==> flow/design.v <==
`timescale 1ns / 1ps
module sensory_neuron( clk, rst, d, th, start, y);
	input clk, rst, start;
	input [6:0] d, th;
	output reg y;
	reg [1:0] state, nextstate;
	reg [6:0] dReg, dNext;
	reg yHold;
	always@(posedge clk)
		if (rst)
		begin
			state <= 2'b00;
			dReg <= 7'b0;
			yHold <= 1'b0;
		end
		else
		begin
			state <= nextstate;
			dReg <= dNext;
			yHold <= y;
		end
	always@(*)
	begin
		dNext = dReg;
		y = yHold;
		case (state)
			2'b00: 
				begin
				dNext = 7'b0;
				nextstate = (start)? 2'b01: 2'b00;
				y = 1'b0;
				end
			2'b01:
				begin 
				dNext = d;
				nextstate = 2'b10;
				y = 1'b0;
				end
			2'b10:
				if( dReg == th)
					nextstate = 2'b11;
				else
					nextstate = 2'b00;
			2'b11:
				begin
				y = 1'b1;
				nextstate = 2'b00;
				end
		endcase
	end
endmodule 
`timescale 1ns / 1ps
module direction_ganglion(clk, rst, distance, start, dir, colrcode, flat);
	input clk, rst, start, dir;
	input [99:0] distance;
	output reg colrcode;
	output reg [6:0] flat;
	localparam [25:0] WAIT_LIMIT = 26'd7;
	reg [3:0] state, nextstate;
	reg [25:0] cnt, cntNext;
	reg [6:0] ascnt, ascntNext, dscnt, dscntNext; 
	reg [99:0] dReg, dRegNext, prevReg, prevRegNext;
	reg colrHold;
	reg [6:0] flatHold;
	always @(posedge clk)
	if (rst)
	begin
		state <= 4'b0000;
		cnt <= 26'b0;
		ascnt <= 7'b0;
		dscnt <= 7'b0;
		dReg <= 100'b0;
		prevReg <= 100'b0;
		colrHold <= 1'b0;
		flatHold <= 7'b0;
	end
	else
	begin
		colrHold <= colrcode;
		flatHold <= flat;
		state <= nextstate;
		cnt <= cntNext;
		ascnt <= ascntNext;
		dscnt <= dscntNext;
		dReg <= dRegNext;
		prevReg <= prevRegNext;
	end
	always @(*)
	begin
		cntNext = cnt;
		ascntNext = ascnt;
		dscntNext = dscnt;
		dRegNext = dReg;
		prevRegNext = prevReg;
		colrcode = colrHold;
		flat = flatHold;
		case(state)
			4'b0000:
			begin
				cntNext = 26'b0;
				ascntNext = 7'b0;
				dscntNext = 7'b0;
				dRegNext = 100'b0;
				prevRegNext = 100'b0;
				nextstate= (start)? 4'b0001:4'b0000; 
			end
			4'b0001:
			begin
				dRegNext = distance;
				nextstate = 4'b0010;
			end
			4'b0010:
			begin
				cntNext = cnt + 1;
				if(cnt < WAIT_LIMIT)
					nextstate = 4'b0010;
				else
					nextstate = 4'b0011;
			end
			4'b0011:
			begin
				prevRegNext = dReg;
				dRegNext = distance;
				cntNext = 26'b0;
				nextstate = 4'b0100;
			end
			4'b0100:
			begin
				if	(prevReg > dReg)
					nextstate = 4'b0101;
				else if (prevReg < dReg)
					nextstate = 4'b0110;
				else
					nextstate = 4'b0010;
			end
			4'b0101:
			begin
				dscntNext = dscnt + 1;
				nextstate = (start)? 4'b0010:4'b0111;
			end
			4'b0110:
			begin
				ascntNext = ascnt + 1;
				nextstate = (start)? 4'b0010:4'b0111;
			end
			4'b0111:
				nextstate = (dir)? 4'b1000:4'b1001;
			4'b1000:
			begin
				flat = ascnt;
				colrcode = 1'b1;
				nextstate = 4'b0000;
			end
			4'b1001:
			begin
				flat = dscnt;
				colrcode = 1'b0;
				nextstate = 4'b0000;
			end
			default: 
			begin
				nextstate = 4'b0000;
				cntNext = 26'b0;
				ascntNext = 7'b0;
				dscntNext = 7'b0;
				dRegNext = 100'b0;
				prevRegNext = 100'b0;
				flat = 7'b0;
				colrcode = 1'b0;
			end
		endcase
	end
endmodule
`timescale 1ns / 1ps
module inter_neuron(clk, rst, flat, th, mode, shape_code, wAddr, wE);
	input clk, rst, mode;
	input [6:0] th, flat;
	output reg wE;
	output reg [11:0] shape_code;
	output reg [4:0] wAddr;
	reg [4:0] state, nextstate, wAddrNext;
	reg [6:0] fReg, fRegNext;
	reg [11:0] shape_codeNext;
	reg wEHold;
	always @(posedge clk)
	if (rst)
	begin
		state <= 5'b00000;
		fReg <= 7'b0;
		wAddr <= 5'b0;
		shape_code <= 12'b0;
		wEHold <= 1'b0;
	end
	else
	begin
		wEHold <= wE;
		state <= nextstate;
		fReg <= fRegNext;
		wAddr <= wAddrNext;
		shape_code <= shape_codeNext;
	end
	always @(*)
	begin
		fRegNext = fReg;
		wAddrNext = wAddr;
		shape_codeNext = shape_code;
		wE = wEHold;
		case(state)
		5'b00000:
		begin
			fRegNext = 7'b0;
			nextstate = (mode)? 5'b00000:5'b00001;
			wE = 1'b0;
		end
		5'b00001:
		begin
			fRegNext = flat;
			nextstate = 5'b00010;
			wE = 1'b0;
		end
		5'b00010:
			if (fReg == th)
				nextstate = 5'b00011;
			else
				nextstate = 5'b00000;
		5'b00011:
			case(th)
				7'b1100100: nextstate = 5'b00100;
				7'b1011111: nextstate = 5'b00101;
				7'b1011010: nextstate = 5'b00110;
				7'b1010101: nextstate = 5'b00111;
				7'b1010000: nextstate = 5'b01000;
				7'b1001011: nextstate = 5'b01001;
				7'b1000110: nextstate = 5'b01010;
				7'b1000001: nextstate = 5'b01011;
				7'b0111100: nextstate = 5'b01100;
				7'b0110111: nextstate = 5'b01101;
				7'b0110010: nextstate = 5'b01110;
				7'b0101101: nextstate = 5'b01111;
				7'b0101000: nextstate = 5'b10000;
				7'b0100011: nextstate = 5'b10001;
				7'b0011110: nextstate = 5'b10010;
				7'b0011001: nextstate = 5'b10011;
				7'b0010100: nextstate = 5'b10100;
				7'b0001111: nextstate = 5'b10101;
				7'b0001010: nextstate = 5'b10110;
				7'b0000101: nextstate = 5'b10111;
				default: nextstate = 5'b00011;
			endcase
		5'b00100:
		begin
			shape_codeNext = {fReg, 5'b00000};
			wAddrNext = 5'b00000;
			wE = 1'b1;
			nextstate = 5'b00011;
		end
		5'b00101:
		begin
			shape_codeNext = {fReg, 5'b00001};
			wAddrNext = 5'b00001;
			wE = 1'b1;
			nextstate = 5'b00011;
		end
		5'b00110:
		begin
			shape_codeNext = {fReg, 5'b00010};
			wAddrNext = 5'b00010;
			wE = 1'b1;
			nextstate = 5'b00011;
		end
		5'b00111:
		begin
			shape_codeNext = {fReg, 5'b00011};
			wAddrNext = 5'b00011;
			wE = 1'b1;
			nextstate = 5'b00011;
		end
		5'b01000:
		begin
			shape_codeNext = {fReg, 5'b00100};
			wAddrNext = 5'b00100;
			wE = 1'b1;
			nextstate = 5'b00011;
		end
		5'b01001:
		begin
			shape_codeNext = {fReg, 5'b00101};
			wAddrNext = 5'b00101;
			wE = 1'b1;
			nextstate = 5'b00011;
		end
		5'b01010:
		begin
			shape_codeNext = {fReg, 5'b00110};
			wAddrNext = 5'b00110;
			wE = 1'b1;
			nextstate = 5'b00011;
		end
		5'b01011:
		begin
			shape_codeNext = {fReg, 5'b00111};
			wAddrNext = 5'b00111;
			wE = 1'b1;
			nextstate = 5'b00011;
		end
		5'b01100:
		begin
			shape_codeNext = {fReg, 5'b01000};
			wAddrNext = 5'b01000;
			wE = 1'b1;
			nextstate = 5'b00011;
		end
		5'b01101:
		begin
			shape_codeNext = {fReg, 5'b01001};
			wAddrNext = 5'b01001;
			wE = 1'b1;
			nextstate = 5'b00011;
		end
		5'b01110:
		begin
			shape_codeNext = {fReg, 5'b01010};
			wAddrNext = 5'b01010;
			wE = 1'b1;
			nextstate = 5'b00011;
		end
		5'b01111:
		begin
			shape_codeNext = {fReg, 5'b01011};
			wAddrNext = 5'b01011;
			wE = 1'b1;
			nextstate = 5'b00011;
		end
		5'b10000:
		begin
			shape_codeNext = {fReg, 5'b01100};
			wAddrNext = 5'b01100;
			wE = 1'b1;
			nextstate = 5'b00011;
		end
		5'b10001:
		begin
			shape_codeNext = {fReg, 5'b01101};
			wAddrNext = 5'b01101;
			wE = 1'b1;
			nextstate = 5'b00011;
		end
		5'b10010:
		begin
			shape_codeNext = {fReg, 5'b01110};
			wAddrNext = 5'b01110;
			wE = 1'b1;
			nextstate = 5'b00011;
		end
		5'b10011:
		begin
			shape_codeNext = {fReg, 5'b01111};
			wAddrNext = 5'b01111;
			wE = 1'b1;
			nextstate = 5'b00011;
		end
		5'b10100:
		begin
			shape_codeNext = {fReg, 5'b10000};
			wAddrNext = 5'b10000;
			wE = 1'b1;
			nextstate = 5'b00011;
		end
		5'b10101:
		begin
			shape_codeNext = {fReg, 5'b10001};
			wAddrNext = 5'b10001;
			wE = 1'b1;
			nextstate = 5'b00011;
		end
		5'b10110:
		begin
			shape_codeNext = {fReg, 5'b10010};
			wAddrNext = 5'b10010;
			wE = 1'b1;
			nextstate = 5'b00011;
		end
		5'b10111:
		begin
			shape_codeNext = {fReg, 5'b10011};
			wAddrNext = 5'b10011;
			wE = 1'b1;
			nextstate = 5'b00011;
		end
		default: 
		begin
			nextstate = 5'b00000;
			shape_codeNext = shape_code;
			wAddrNext = wAddr;
			wE = 1'b0;
			fRegNext = fReg;
		end
	endcase
	end
endmodule
`timescale 1ns / 1ps
module memory_neuron(clk, rst, WE1, WE2, WE3, WE4, WE5, 
							WE6, WE7, WE8, WE9, WE10, WE11, 
							WE12, WE13, WE14, WE15, WE16, WE17, 
							WE18, WE19, WE20, wAddr1, wAddr2, wAddr3, 
							wAddr4, wAddr5, wAddr6, wAddr7, wAddr8, 
							wAddr9, wAddr10, wAddr11, wAddr12, wAddr13, 
							wAddr14, wAddr15, wAddr16, wAddr17, wAddr18, 
							wAddr19, wAddr20, wData1, wData2, wData3, wData4, 
							wData5, wData6, wData7, wData8, wData9, wData10, 
							wData11, wData12, wData13, wData14, wData15, wData16, 
							wData17, wData18, wData19, wData20, rAddr1, rAddr2, 
							rData1, rData2);
	input clk, rst, WE1, WE2, WE3, WE4, WE5, 
			WE6, WE7, WE8, WE9, WE10, WE11, 
			WE12, WE13, WE14, WE15, WE16, WE17, 
			WE18, WE19, WE20;
	input [4:0] wAddr1, wAddr2, wAddr3, wAddr4, wAddr5, 
					wAddr6, wAddr7, wAddr8, wAddr9, wAddr10, 
					wAddr11, wAddr12, wAddr13, wAddr14, wAddr15, 
					wAddr16, wAddr17, wAddr18, wAddr19, wAddr20, 
					rAddr1, rAddr2;
	input [11:0] wData1, wData2, wData3, wData4, wData5, wData6, 
					 wData7, wData8, wData9, wData10, wData11, wData12, 
					 wData13, wData14, wData15, wData16, wData17, wData18, 
					 wData19, wData20;
	output [11:0] rData1, rData2;
	reg [11:0] mem[31:0];
	integer i;
	always@(posedge clk)
		if(rst)
			for (i = 0; i < 32; i = i + 1)
				mem[i] <= 12'b0;
		else if(WE1)
			mem[wAddr1] <= wData1;
		else if(WE2)
			mem[wAddr2] <= wData2;
		else if(WE3)
			mem[wAddr3] <= wData3;
		else if(WE4)
			mem[wAddr4] <= wData4;
		else if(WE5)
			mem[wAddr5] <= wData5;
		else if(WE6)
			mem[wAddr6] <= wData6;
		else if(WE7)
			mem[wAddr7] <= wData7;
		else if(WE8)
			mem[wAddr8] <= wData8;
		else if(WE9)
			mem[wAddr9] <= wData9;
		else if(WE10)
			mem[wAddr10] <= wData10;
		else if(WE11)
			mem[wAddr11] <= wData11;
		else if(WE12)
			mem[wAddr12] <= wData12;
		else if(WE13)
			mem[wAddr13] <= wData13;
		else if(WE14)
			mem[wAddr14] <= wData14;
		else if(WE15)
			mem[wAddr15] <= wData15;
		else if(WE16)
			mem[wAddr16] <= wData16;
		else if(WE17)
			mem[wAddr17] <= wData17;
		else if(WE18)
			mem[wAddr18] <= wData18;
		else if(WE19)
			mem[wAddr19] <= wData19;
		else if(WE20)
			mem[wAddr20] <= wData20;
		else 
			mem[wAddr20 + 1] <= wData1;
	assign rData1 = mem[rAddr1];
	assign rData2 = mem[rAddr2];
endmodule
`timescale 1ns / 1ps
module intelligent_stimuli_comparison_unit(clk, rst, E, asc, dsc, mode, read1, read2, colr1, colr2, colr, oe, dot_m, r_Addr1, r_Addr2);
	input clk, rst, E, mode, colr1, colr2;
	input [6:0] asc, dsc;
	input [11:0] read1, read2;
	output reg colr, oe;
	output reg [4:0] dot_m, r_Addr1, r_Addr2;
	reg [4:0] state, nextstate,  r_Addr1Next,  r_Addr2Next;
	reg [7:0] ascReg, ascRegNext, dscReg, dscRegNext, 
				 remReg1, remReg1Next, remReg2, remReg2Next;
	reg [27:0] cnt, cntNext;
	reg colrHold, oeHold;
	reg [4:0] dot_mHold;
	localparam [27:0] HOLD_LIMIT = 28'd5;
	always @(posedge clk)
	if (rst)
	begin
		state <= 5'b00000;
		ascReg <= 8'b0;
		dscReg <= 8'b0;
		remReg1 <= 8'b0;
		remReg2 <= 8'b0;
		cnt <= 28'b0;
		r_Addr1 <= 5'b0;
		r_Addr2 <= 5'b0;
		colrHold <= 1'b0;
		oeHold <= 1'b0;
		dot_mHold <= 5'b0;
	end
	else
	begin
		colrHold <= colr;
		oeHold <= oe;
		dot_mHold <= dot_m;
		state <= nextstate;
		ascReg <= ascRegNext;
		dscReg <= dscRegNext;
		remReg1 <= remReg1Next;
		remReg2 <= remReg2Next;
		cnt <= cntNext;
		r_Addr1 <= r_Addr1Next;
		r_Addr2 <= r_Addr2Next;
	end
	always @(*)
	begin
		nextstate = state;
		ascRegNext = ascReg;
		dscRegNext = dscReg;
		remReg1Next = remReg1;
		remReg2Next = remReg2;
		cntNext = cnt;
		r_Addr1Next = r_Addr1;
		r_Addr2Next = r_Addr2;
		colr = colrHold;
		oe = oeHold;
		dot_m = dot_mHold;
		case(state)
			5'b00000:
			begin
				ascRegNext = 8'b0;
				dscRegNext = 8'b0;
				cntNext = 28'b0;
				remReg1Next = 8'b0;
				remReg2Next = 8'b0;
				nextstate = (mode)? 5'b00001: 5'b00000;
			end
			5'b00001:
			begin
				ascRegNext = {1'b0, asc[6:0]};  
				dscRegNext = {1'b0, dsc[6:0]};
				nextstate = (E)? 5'b00010:5'b00011;
			end
			5'b00010:
			begin
				r_Addr1Next = 5'b0;
				r_Addr2Next = 5'b0;
				nextstate = 5'b00100;
			end
			5'b00011:
			begin
				r_Addr1Next = 5'b10100;
				r_Addr2Next = 5'b10100;
				nextstate = 5'b10001;
			end
			5'b00100:
			begin
				remReg1Next = ascReg - {1'b0, read1[11:5]};
				remReg2Next = dscReg - {1'b0, read2[11:5]};
				if ( !(r_Addr1 < 5'b10100) && !(r_Addr2 < 5'b10100))
					nextstate = 5'b00000;
				else if ( !(r_Addr1 < 5'b10100) && (r_Addr2 < 5'b10100))
					nextstate = 5'b01011;
				else if (r_Addr1 < 5'b10100)
					nextstate = 5'b00101;
				else
				 nextstate = 5'b00100;
			end
			5'b00101:
			if (remReg1[7] == 1)
				nextstate = 5'b00110;
			else if (remReg1 == 8'b00000000)
				nextstate = 5'b01000;
			else if (remReg1 > 8'b00000000)
				nextstate = 5'b01001;
			else
				nextstate = 5'b00101;
			5'b00110:
			begin
				r_Addr1Next = r_Addr1 + 1;
				nextstate = 5'b00111;
			end
			5'b00111:
			if (r_Addr1 < 5'b10100)
				nextstate = 5'b00101;
			else if (!(r_Addr1 < 5'b10100))
				nextstate = 5'b01011;
			else
				nextstate = 5'b00111;
			5'b01000:
			begin
				colr = colr1;
				dot_m = read1[4:0];
				cntNext = cnt + 1;
				oe = 1'b1;
				if (cnt < HOLD_LIMIT)
					nextstate = 5'b01000;
				else if (!(cnt < HOLD_LIMIT))
					nextstate = 5'b01010;
			end
			5'b01001:
			begin
				ascRegNext = remReg1;
				nextstate = 5'b00010;
			end
			5'b01010:
			begin
				oe = 1'b0;
				cntNext = 28'b0;
				if (r_Addr1 < 5'b10100)
					nextstate = 5'b00101;
				else if (!(r_Addr1 < 5'b10100))
					nextstate = 5'b01011;
				else 
					nextstate = 5'b01010;
			end
			5'b01011:
			if (remReg2[7] == 1)
				nextstate = 5'b01100;
			else if (remReg2 == 8'b00000000)
				nextstate = 5'b01110;
			else if (remReg2 > 8'b00000000)
				nextstate = 5'b01111;
			else
				nextstate = 5'b01011;
			5'b01100:
			begin
				r_Addr2Next = r_Addr2 + 1;
				nextstate = 5'b01101;
			end
			5'b01101:
			if (r_Addr2 < 5'b10100)
				nextstate = 5'b01011;
			else if (!(r_Addr2 < 5'b10100))
				nextstate = 5'b00000;
			else
				nextstate = 5'b01101;
			5'b01110:
			begin
				colr = colr2;
				dot_m = read2[4:0];
				cntNext = cnt + 1;
				oe = 1'b1;
				if (cnt < HOLD_LIMIT)
					nextstate = 5'b01110;
				else if (!(cnt < HOLD_LIMIT))
					nextstate = 5'b10000;
				else
					nextstate = 5'b01110;
			end
			5'b01111:
			begin
				dscRegNext = remReg2;
				r_Addr2Next = 5'b00000;
				nextstate = 5'b00100;
			end
			5'b10000:
			begin
				oe = 1'b0;
				cntNext = 28'b0;
				if (r_Addr2 < 5'b10100)
					nextstate = 5'b01011;
				else if (!(r_Addr2 < 5'b10100))
					nextstate = 5'b00000;
				else
					nextstate = 5'b10000;
			end
			5'b10001:
			begin
				remReg1Next = ascReg - {1'b0, read1[11:5]};
				remReg2Next = dscReg - {1'b0, read2[11:5]};
				cntNext = 28'b0;
				oe = 1'b0;
				if ((r_Addr1 == 5'b00000) && (r_Addr2 == 5'b00000))
					nextstate = 5'b00000;
				else if ((r_Addr1 == 5'b00000) && !(r_Addr2 == 5'b00000))
					nextstate = 5'b10110;
				else if ( !(r_Addr1 == 5'b00000))
					nextstate = 5'b10010;
				else
					nextstate = 5'b10001;
			end
			5'b10010:
			if (remReg1[7] > 8'b00000000)
				nextstate = 5'b10100;
			else if (remReg1 == 8'b00000000)
				nextstate = 5'b10011;
			else
				nextstate = 5'b10010;
			5'b10011:
			begin
				colr = colr1;
				dot_m = read1[4:0];
				oe = 1'b1;
				cntNext = cnt + 1;
				if (cnt < HOLD_LIMIT)
					nextstate = 5'b10011;
				else if (!(cnt < HOLD_LIMIT))
					nextstate = 5'b10110;
				else
					nextstate = 5'b10011;
			end
			5'b10100:
			begin
				colr = colr1;
				dot_m = read1[4:0];
				oe = 1'b1;
				r_Addr1Next = r_Addr1 - 1;
				ascRegNext = remReg1;
				nextstate = 5'b10101;
			end
			5'b10101:
			begin
				cntNext = cnt + 1;
				if (cnt < HOLD_LIMIT)
					nextstate = 5'b10101;
				else if ( !(cnt < HOLD_LIMIT) && r_Addr1 != 8'b00000000)
					nextstate = 5'b10001;
				else if ( cnt < HOLD_LIMIT && r_Addr1 == 8'b00000000)
					nextstate = 5'b10110;
			end
			5'b10110:
			begin
				cntNext = 28'b0;
				oe = 1'b0;
				if (remReg2 == 8'b00000000)
					nextstate = 5'b11000;
				else if (remReg2 > 8'b00000000)
					nextstate = 5'b10111;
				else 
					nextstate = 5'b10110;
			end
			5'b10111:
			begin
				colr = colr2;
				dot_m = read2[4:0];
				oe = 1'b1;
				r_Addr2Next = r_Addr2 - 1;
				dscRegNext = remReg2;
				nextstate = 5'b10101;
			end
			5'b11000:
			begin
				colr = colr2;
				dot_m = read2[4:0];
				oe = 1'b1;
				cntNext = cnt + 1;
				if (cnt < HOLD_LIMIT)
					nextstate = 5'b11000;
				else if (!(cnt < HOLD_LIMIT))
					nextstate = 5'b00000;
				else
					nextstate = 5'b11000;
			end
			5'b11001:
			begin
				cntNext = cnt + 1;
				if (cnt < HOLD_LIMIT)
					nextstate = 5'b11001;
				else if ( !(cnt < HOLD_LIMIT) && r_Addr2 == 8'b00000000)
					nextstate = 5'b00000;
				else if ( !(cnt < HOLD_LIMIT) && r_Addr2 != 8'b00000000)
					nextstate = 5'b10110;
				else
					nextstate = 5'b11001;
			end
			default:
			begin
				ascRegNext = 8'b0;
				dscRegNext = 8'b0;
				cntNext = 28'b0;
				remReg1Next = 8'b0;
				remReg2Next = 8'b0;
				r_Addr1Next = 5'b0;
				r_Addr2Next = 5'b0;
				colr = 1'b0;
				dot_m = 5'b0;
				oe = 1'b0;
			end
		endcase
	end
endmodule
`timescale 1ns / 1ps
module brain_m(clk, rst, distance, mode, start, E, color, OE, shape);
	input clk, rst, mode, start, E;
	input [6:0] distance;
	output color, OE;
	output [4:0] shape;
	wire [99:0] W1;
	wire W2, W3, W8, W13, W14, 
		  W15, W16, W17, W18, W19, 
		  W20, W21, W22, W23, W24, 
		  W25, W26, W27, W28, W29, 
		  W30, W31;
	wire [6:0] W4, W5;
	wire [11:0] W6, W51, W52, W53, 
					W54, W55, W56, W57, 
					W58, W59, W60, W61, 
					W62, W63, W64, W65, 
					W66, W67, W68, W69, 
					W11, W12;
	wire [4:0] W7, W32, W33, W34, W35, 
				  W36, W37, W38, W39, W40, 
				  W41, W42, W43, W44, W45, 
				  W46, W47, W48, W49, W50, 
				  W9, W10;
	sensory_neuron s1(clk, rst, distance, 7'b0000010, start, W1[0]);
	sensory_neuron s2(clk, rst, distance, 7'b0000011, start, W1[1]);
	sensory_neuron s3(clk, rst, distance, 7'b0000100, start, W1[2]);
	sensory_neuron s4(clk, rst, distance, 7'b0000101, start, W1[3]);
	sensory_neuron s5(clk, rst, distance, 7'b0000110, start, W1[4]);
	sensory_neuron s6(clk, rst, distance, 7'b0000111, start, W1[5]);
	sensory_neuron s7(clk, rst, distance, 7'b0001000, start, W1[6]);
	sensory_neuron s8(clk, rst, distance, 7'b0001001, start, W1[7]);
	sensory_neuron s9(clk, rst, distance, 7'b0001010, start, W1[8]);
	sensory_neuron s10(clk, rst, distance, 7'b0001011, start, W1[9]);
	sensory_neuron s11(clk, rst, distance, 7'b0001100, start, W1[10]);
	sensory_neuron s12(clk, rst, distance, 7'b0001101, start, W1[11]);
	sensory_neuron s13(clk, rst, distance, 7'b0001110, start, W1[12]);
	sensory_neuron s14(clk, rst, distance, 7'b0001111, start, W1[13]);
	sensory_neuron s15(clk, rst, distance, 7'b0010000, start, W1[14]);
	sensory_neuron s16(clk, rst, distance, 7'b0010001, start, W1[15]);
	sensory_neuron s17(clk, rst, distance, 7'b0010010, start, W1[16]);
	sensory_neuron s18(clk, rst, distance, 7'b0010011, start, W1[17]);
	sensory_neuron s19(clk, rst, distance, 7'b0010100, start, W1[18]);
	sensory_neuron s20(clk, rst, distance, 7'b0010101, start, W1[19]);
	sensory_neuron s21(clk, rst, distance, 7'b0010110, start, W1[20]);
	sensory_neuron s22(clk, rst, distance, 7'b0010111, start, W1[21]);
	sensory_neuron s23(clk, rst, distance, 7'b0011000, start, W1[22]);
	sensory_neuron s24(clk, rst, distance, 7'b0011001, start, W1[23]);
	sensory_neuron s25(clk, rst, distance, 7'b0011010, start, W1[24]);
	sensory_neuron s26(clk, rst, distance, 7'b0011011, start, W1[25]);
	sensory_neuron s27(clk, rst, distance, 7'b0011100, start, W1[26]);
	sensory_neuron s28(clk, rst, distance, 7'b0011101, start, W1[27]);
	sensory_neuron s29(clk, rst, distance, 7'b0011110, start, W1[28]);
	sensory_neuron s30(clk, rst, distance, 7'b0011111, start, W1[29]);
	sensory_neuron s31(clk, rst, distance, 7'b0100000, start, W1[30]);
	sensory_neuron s32(clk, rst, distance, 7'b0100001, start, W1[31]);
	sensory_neuron s33(clk, rst, distance, 7'b0100010, start, W1[32]);
	sensory_neuron s34(clk, rst, distance, 7'b0100011, start, W1[33]);
	sensory_neuron s35(clk, rst, distance, 7'b0100100, start, W1[34]);
	sensory_neuron s36(clk, rst, distance, 7'b0100101, start, W1[35]);
	sensory_neuron s37(clk, rst, distance, 7'b0100110, start, W1[36]);
	sensory_neuron s38(clk, rst, distance, 7'b0100111, start, W1[37]);
	sensory_neuron s39(clk, rst, distance, 7'b0101000, start, W1[38]);
	sensory_neuron s40(clk, rst, distance, 7'b0101001, start, W1[39]);
	sensory_neuron s41(clk, rst, distance, 7'b0101010, start, W1[40]);
	sensory_neuron s42(clk, rst, distance, 7'b0101011, start, W1[41]);
	sensory_neuron s43(clk, rst, distance, 7'b0101100, start, W1[42]);
	sensory_neuron s44(clk, rst, distance, 7'b0101101, start, W1[43]);
	sensory_neuron s45(clk, rst, distance, 7'b0101110, start, W1[44]);
	sensory_neuron s46(clk, rst, distance, 7'b0101111, start, W1[45]);
	sensory_neuron s47(clk, rst, distance, 7'b0110000, start, W1[46]);
	sensory_neuron s48(clk, rst, distance, 7'b0110001, start, W1[47]);
	sensory_neuron s49(clk, rst, distance, 7'b0110010, start, W1[48]);
	sensory_neuron s50(clk, rst, distance, 7'b0110011, start, W1[49]);
	sensory_neuron s51(clk, rst, distance, 7'b0110100, start, W1[50]);
	sensory_neuron s52(clk, rst, distance, 7'b0110101, start, W1[51]);
	sensory_neuron s53(clk, rst, distance, 7'b0110110, start, W1[52]);
	sensory_neuron s54(clk, rst, distance, 7'b0110111, start, W1[53]);
	sensory_neuron s55(clk, rst, distance, 7'b0111000, start, W1[54]);
	sensory_neuron s56(clk, rst, distance, 7'b0111001, start, W1[55]);
	sensory_neuron s57(clk, rst, distance, 7'b0111010, start, W1[56]);
	sensory_neuron s58(clk, rst, distance, 7'b0111011, start, W1[57]);
	sensory_neuron s59(clk, rst, distance, 7'b0111100, start, W1[58]);
	sensory_neuron s60(clk, rst, distance, 7'b0111101, start, W1[59]);
	sensory_neuron s61(clk, rst, distance, 7'b0111110, start, W1[60]);
	sensory_neuron s62(clk, rst, distance, 7'b0111111, start, W1[61]);
	sensory_neuron s63(clk, rst, distance, 7'b1000000, start, W1[62]);
	sensory_neuron s64(clk, rst, distance, 7'b1000001, start, W1[63]);
	sensory_neuron s65(clk, rst, distance, 7'b1000010, start, W1[64]);
	sensory_neuron s66(clk, rst, distance, 7'b1000011, start, W1[65]);
	sensory_neuron s67(clk, rst, distance, 7'b1000100, start, W1[66]);
	sensory_neuron s68(clk, rst, distance, 7'b1000101, start, W1[67]);
	sensory_neuron s69(clk, rst, distance, 7'b1000110, start, W1[68]);
	sensory_neuron s70(clk, rst, distance, 7'b1000111, start, W1[69]);
	sensory_neuron s71(clk, rst, distance, 7'b1001000, start, W1[70]);
	sensory_neuron s72(clk, rst, distance, 7'b1001001, start, W1[71]);
	sensory_neuron s73(clk, rst, distance, 7'b1001010, start, W1[72]);
	sensory_neuron s74(clk, rst, distance, 7'b1001011, start, W1[73]);
	sensory_neuron s75(clk, rst, distance, 7'b1001100, start, W1[74]);
	sensory_neuron s76(clk, rst, distance, 7'b1001101, start, W1[75]);
	sensory_neuron s77(clk, rst, distance, 7'b1001110, start, W1[76]);
	sensory_neuron s78(clk, rst, distance, 7'b1001111, start, W1[77]);
	sensory_neuron s79(clk, rst, distance, 7'b1010000, start, W1[78]);
	sensory_neuron s80(clk, rst, distance, 7'b1010001, start, W1[79]);
	sensory_neuron s81(clk, rst, distance, 7'b1010010, start, W1[80]);
	sensory_neuron s82(clk, rst, distance, 7'b1010011, start, W1[81]);
	sensory_neuron s83(clk, rst, distance, 7'b1010100, start, W1[82]);
	sensory_neuron s84(clk, rst, distance, 7'b1010101, start, W1[83]);
	sensory_neuron s85(clk, rst, distance, 7'b1010110, start, W1[84]);
	sensory_neuron s86(clk, rst, distance, 7'b1010111, start, W1[85]);
	sensory_neuron s87(clk, rst, distance, 7'b1011000, start, W1[86]);
	sensory_neuron s88(clk, rst, distance, 7'b1011001, start, W1[87]);
	sensory_neuron s89(clk, rst, distance, 7'b1011010, start, W1[88]);
	sensory_neuron s90(clk, rst, distance, 7'b1011011, start, W1[89]);
	sensory_neuron s91(clk, rst, distance, 7'b1011100, start, W1[90]);
	sensory_neuron s92(clk, rst, distance, 7'b1011101, start, W1[91]);
	sensory_neuron s93(clk, rst, distance, 7'b1011110, start, W1[92]);
	sensory_neuron s94(clk, rst, distance, 7'b1011111, start, W1[93]);
	sensory_neuron s95(clk, rst, distance, 7'b1100000, start, W1[94]);
	sensory_neuron s96(clk, rst, distance, 7'b1100001, start, W1[95]);
	sensory_neuron s97(clk, rst, distance, 7'b1100010, start, W1[96]);
	sensory_neuron s98(clk, rst, distance, 7'b1100011, start, W1[97]);
	sensory_neuron s99(clk, rst, distance, 7'b1100100, start, W1[98]);
	sensory_neuron s100(clk, rst, distance, 7'b1100101, start, W1[99]);
	direction_ganglion d1(clk, rst, W1, start, 1'b1, W2, W4);
	direction_ganglion d2(clk, rst, W1, start, 1'b0, W3, W5);
	inter_neuron in1(clk, rst, W5, 7'b1100100, mode, W6, W7, W8);
	inter_neuron in2(clk, rst, W5, 7'b1011111, mode, W51, W32, W13);
	inter_neuron in3(clk, rst, W5, 7'b1011010, mode, W52, W33, W14);
	inter_neuron in4(clk, rst, W5, 7'b1010101, mode, W53, W34, W15);
	inter_neuron in5(clk, rst, W5, 7'b1010000, mode, W54, W35, W16);
	inter_neuron in6(clk, rst, W5, 7'b1001011, mode, W55, W36, W17);
	inter_neuron in7(clk, rst, W5, 7'b1000110, mode, W56, W37, W18);
	inter_neuron in8(clk, rst, W5, 7'b1000001, mode, W57, W38, W19);
	inter_neuron in9(clk, rst, W5, 7'b0111100, mode, W58, W39, W20);
	inter_neuron in10(clk, rst, W5, 7'b0110111, mode, W59, W40, W21);
	inter_neuron in11(clk, rst, W5, 7'b0110010, mode, W60, W41, W22);
	inter_neuron in12(clk, rst, W5, 7'b0101101, mode, W61, W42, W23);
	inter_neuron in13(clk, rst, W5, 7'b0101000, mode, W62, W43, W24);
	inter_neuron in14(clk, rst, W5, 7'b0100011, mode, W63, W44, W25);
	inter_neuron in15(clk, rst, W5, 7'b0011110, mode, W64, W45, W26);
	inter_neuron in16(clk, rst, W5, 7'b0011001, mode, W65, W46, W27);
	inter_neuron in17(clk, rst, W5, 7'b0010100, mode, W66, W47, W28);
	inter_neuron in18(clk, rst, W5, 7'b0001111, mode, W67, W48, W29);
	inter_neuron in19(clk, rst, W5, 7'b0001010, mode, W68, W49, W30);
	inter_neuron in20(clk, rst, W5, 7'b0000101, mode, W69, W50, W31);
	memory_neuron m(clk, rst, W8, W13, W14, W15, W16, W17, W18, W19, 
						W20, W21, W22, W23, W24, W25, W26, W27, W28, 
						W29, W30, W31, W7, W32, W33, W34, W35, W36, 
						W37, W38, W39, W40, W41, W42, W43, W44, W45, 
						W46, W47, W48, W49, W50, W6, W51, W52, W53, 
						W54, W55, W56, W57, W58, W59, W60, W61, W62, 
						W63, W64, W65, W66, W67, W68, W69, W9, W10, 
						W11, W12);
	intelligent_stimuli_comparison_unit iscu(clk, rst, E, W4, W5, mode, W11, W12, W2, W3, color, OE, shape, W9, W10);
endmodule
Step by step through the tools: brain_m --
What the tools print for brain_m, step after step. Lines are those of the file above, counted from 1. Operators: Yosys type, input widths -> output width; for muxes data width and select width s. Cell names lack the library's common part. Not given: n/a
Set-up: top module brain_m, clock input clk, standard-cell library sky130hd, corner tt_025C_1v80

Elaborated design --
Yosys after proc, flatten, opt, wreduce and memory -nomap, before mapping. Print and check cells are not counted. Yosys's memory passes give these memory sizes; they may raise the number of words (mostly to a power of two), join words into wider ones and drop unused or constant bits.
Storage and ports: input bits 12, bits in registers 2186, memories 1, word-level cells 3261, output and inout bits 7, RAM bits 384
Operators by class: add/subtract/negate cells 14, magnitude comparators 12, equal/unequal tests 924, muxes and demuxes 1405, reduce/logical cells 478
Memory list:
- m.mem | words 32, bits a word 12, line 428 | reg [11:0] mem[31:0];
Operator list (number):
- $pmux 12 s20 | 20
- $mux 12 | 271
- $pmux 5 s20 | 20
- $pmux 7 s2 | 124
- $mux 5 | 292
- $eq 5x5->1 const B | 170
- $eq 5x4->1 const B | 168
- $pmux 2 s4 | 100
- $pmux 100 s2 | 4
- $pmux 5 s5 | 20
- $reduce_or 2->1 | 231
- $reduce_or 20->1 | 21
- $eq 5x3->1 const B | 84
- $eq 2x2->1 const B | 200
- $reduce_bool 20->1 | 20
- $eq 7x7->1 const B | 46
- $pmux 1 s3 | 101
- $mux 1 | 282
- $eq 7x6->1 const B | 38
- $mux 2 | 122
- $reduce_or 12->1 | 20
- $eq 5x2->1 const B | 42
- $gt 100x100->1 | 2
- $lt 100x100->1 | 2
- $eq 2x1->1 const B | 100
- $logic_not 2->1 | 100
- $eq 7x5->1 const B | 19
- $logic_not 5->1 | 23
Other operator kinds: 49; their cells: 191.

Depth --
Yosys ltp: most cells in a row. Word level: on the elaborated netlist, between registers, memories and ports. Mapped: between sequential cells and ports; inverters and the memories' decode and read muxes count.
Logic depth: word-level depth 27, ABC_AREA 0, depth in mapped cells 18

Netlist --
Source: synth_stat.txt of the flow (Yosys; design flattened, memories mapped). It holds for the ABC_AREA given above (unset counts as 0); a run with the other value may have another netlist.
Mapped netlist: standard cells after synthesis 10918, synthesis area 106208.1 µm², buffers 907, area of sequential cells 56213.9 µm², flip-flops 2616
Cell types:
- dfxtp_1 | number 2232, area in all 4.47E+04 µm²
- edfxtp_1 | number 384, area in all 1.15E+04 µm²
- a21oi_1 | number 1467, area in all 7.34E+03 µm²
- mux4_2 | number 240, area in all 5.41E+03 µm²
- nor2_1 | number 1189, area in all 4463.03 µm²
- o21ai_0 | number 814, area in all 4.07E+03 µm²
- nand3_1 | number 792, area in all 3.96E+03 µm²
- ha_1 | number 226, area in all 2.83E+03 µm²
- clkbuf_1 | number 631, area in all 2.37E+03 µm²
- nor3b_1 | number 265, area in all 1.99E+03 µm²
- mux2i_1 | number 174, area in all 1741.67 µm²
- nor2b_1 | number 261, area in all 1.63E+03 µm²
- a22o_1 | number 151, area in all 1.32E+03 µm²
- nand2_1 | number 303, area in all 1.14E+03 µm²
- a2111o_1 | number 100, area in all 1126.08 µm²
- inv_1 | number 296, area in all 1.11E+03 µm²
- and2_1 | number 152, area in all 950.912 µm²
- buf_1 | number 226, area in all 848.314 µm²
Other cell types: 74; their cells: 1015. The figures by module come from a second, unflattened synthesis with its own total; it is not the netlist above.
Second synthesis, totals: cell total of the unflattened synthesis 15596, area (unflattened synthesis) 142603.0 µm²
Each row is one instance without its submodules.
By module:
- sensory_neuron | cells 55, area 490.5 µm², sequential area 240.2 µm², times used 100
- inter_neuron | cells 224, area 2011.9 µm², sequential area 880.8 µm², times used 20
- direction_ganglion | cells 1534, area 12099.1 µm², sequential area 5165.0 µm², times used 2
- memory_neuron | cells 1915, area 23787.8 µm², sequential area 11531.1 µm², times used 1
- intelligent_stimuli_comparison_unit | cells 631, area 5323.9 µm², sequential area 2062.0 µm², times used 1
- brain_m | cells 2, area 7.5 µm², sequential area 0.0 µm², times used 1

Path before layout --
Path of least setup slack by OpenSTA after synthesis, without wires, with an ideal clock, recovery checks aside; 20% of the period is set as input and as output delay. Where synthesis merged equal registers, the netlist keeps one of their names.
Timing after synthesis: path kind input port to flip-flop, start in rst, end mem m.mem[19][0], driving pins on the path 12, setup time 0.350 ns, path delay 2.754 ns, path buffers 3, arrival 4.404 ns, period 10.0 ns, data required time 9.650 ns, setup slack 5.245 ns, synthesis period reached 4.755 ns
"path delay" = arrival - input delay + setup time. "driving pins on the path": output pins that drive a net of the path, with the launching flip-flop's if there is one; two outputs of one cell count as two. "synthesis period reached" = period - worst setup slack (recovery checks aside). The figure is calculated, with input and output delays left at 20% of the set period. Between the ends stands the longest chain of elaborated cells between them, by number of cells; it is not shown to be the way that was timed. Of several equally long chains one is given. A line is the first line of the expression or statement that the cell stems from. Yosys adds cells for indexed reads and writes and turns some case tables into memories. Only ways into the end's enable, where the timed path ends, are counted here.
On the way, after synthesis: cell sequence nor2_1 > and4_1 > nand4_4 > or4_1 > buf_2 > o2111a_1 > o21ai_2 > a21o_1 > buf_6 > o2111ai_2 > buf_6 > nand2_1, cells in the longest elaborated chain 22, elaborated cells between the ends (all ways) 103
RTL lines, path after synthesis:
- from (decl) | line 792 | input clk, rst, mode, start, E;
- $mux 1 | line 431 | if(rst)
- $reduce_or 12->1
- $mux 5 (20 in a row)
- to (decl) | line 428 | reg [11:0] mem[31:0];

Path in the finished layout --
Path of least setup slack in the final report of run 2 (OpenROAD, finished layout, wires in). Where an end is a register, its clock arrival counts in the times.
Timing after layout: path kind flip-flop to output port, start reg (no name shown), end out shape[4], path buffers 3, arrival 3.55 ns, driving pins on the path 8, setup slack 1.73 ns, data required time 5.28 ns, period 6.6 ns
On the way, after layout: cell sequence dfxtp_4 > buf_8 > buf_4 > mux4_2 > mux4_2 > mux2i_1 > o221ai_1 > clkdlybuf4s50_1
RTL lines, path after layout:
- to (decl) | line 795 | output [4:0] shape;
No chain of elaborated cells between the ends is given.

Wiki page: brain_m / flow data

Module brain_m, platform sky130hd: 5 stored runs of the flow (Yosys, OpenROAD) with differing settings, in no particular order. Input and output delays are each 20% of the period that was set; the output load is 0.01 pF.
"achieved clock period": clock period set for the run, less the worst setup slack. It is reckoned from that one timing run; input and output delays stay at 20% of the period that was set.
"worst path time": the worst setup path's part of the clock period (all of it between registers, 20% less for each end at a port) less its slack. A launch clock that arrives late makes it longer, a capture clock that arrives late makes it shorter.

* Run 1 | settings: ABC_AREA 1; CAP_MARGIN 30; CELL_PAD_IN_SITES_GLOBAL_PLACEMENT 1; CORE_ASPECT_RATIO 0.58; CORE_UTILIZATION 61; CTS_CLUSTER_DIAMETER 249; GPL_ROUTABILITY_DRIVEN 0; GPL_TIMING_DRIVEN 0; HOLD_SLACK_MARGIN 0.08; MIN_ROUTING_LAYER met2; SETUP_SLACK_MARGIN 1.16; period_ns 9.77; CORE_MARGIN 2; SLEW_MARGIN 20 | not finished: routing ended with error GRT-0116
* Run 2 | settings: CORE_UTILIZATION 40; PLACE_DENSITY 0.6; SETUP_SLACK_MARGIN 1.66; period_ns 6.6; CAP_MARGIN 20; CORE_MARGIN 2; SLEW_MARGIN 20 | results: setup slack of the worst path 1.725 ns; worst path time 3.55 ns; worst setup path kind flip-flop to output port; post-route utilization 44.9%; total negative slack 0.000 ns; achieved clock period 4.875 ns; overall die area 269657.0 µm²; chip area in the Yosys report 106208.1 µm²
* Run 3 | settings: ABC_AREA 1; CAP_MARGIN 20; CELL_PAD_IN_SITES_DETAIL_PLACEMENT 2; CELL_PAD_IN_SITES_GLOBAL_PLACEMENT 3; CORE_MARGIN 3; CORE_UTILIZATION 54; CTS_CLUSTER_DIAMETER 184; GPL_ROUTABILITY_DRIVEN 0; GPL_TIMING_DRIVEN 0; MAX_ROUTING_LAYER met4; MIN_ROUTING_LAYER met2; SETUP_SLACK_MARGIN 0.06; SLEW_MARGIN 25; TNS_END_PERCENT 10; period_ns 6.06 | not finished: placement ended with error GPL-0301
* Run 4 | settings: CORE_UTILIZATION 40; PLACE_DENSITY 0.6; period_ns 9.74; CAP_MARGIN 20; CORE_MARGIN 2; SLEW_MARGIN 20 | results: setup slack of the worst path 3.294 ns; worst path time 4.50 ns; worst setup path kind flip-flop to output port; post-route utilization 44.8%; total negative slack 0.000 ns; achieved clock period 6.446 ns; overall die area 269657.0 µm²; chip area in the Yosys report 106208.1 µm²
* Run 5 | settings: ABC_AREA 1; CAP_MARGIN 20; CELL_PAD_IN_SITES_DETAIL_PLACEMENT 2; CELL_PAD_IN_SITES_GLOBAL_PLACEMENT 0; CORE_UTILIZATION 55; CTS_CLUSTER_DIAMETER 54; GPL_ROUTABILITY_DRIVEN 0; GPL_TIMING_DRIVEN 0; MAX_ROUTING_LAYER met4; MIN_ROUTING_LAYER met1; SETUP_SLACK_MARGIN 0.06; SLEW_MARGIN 25; period_ns 4.41; CORE_MARGIN 2 | not finished: placement ended with error DPL-0033
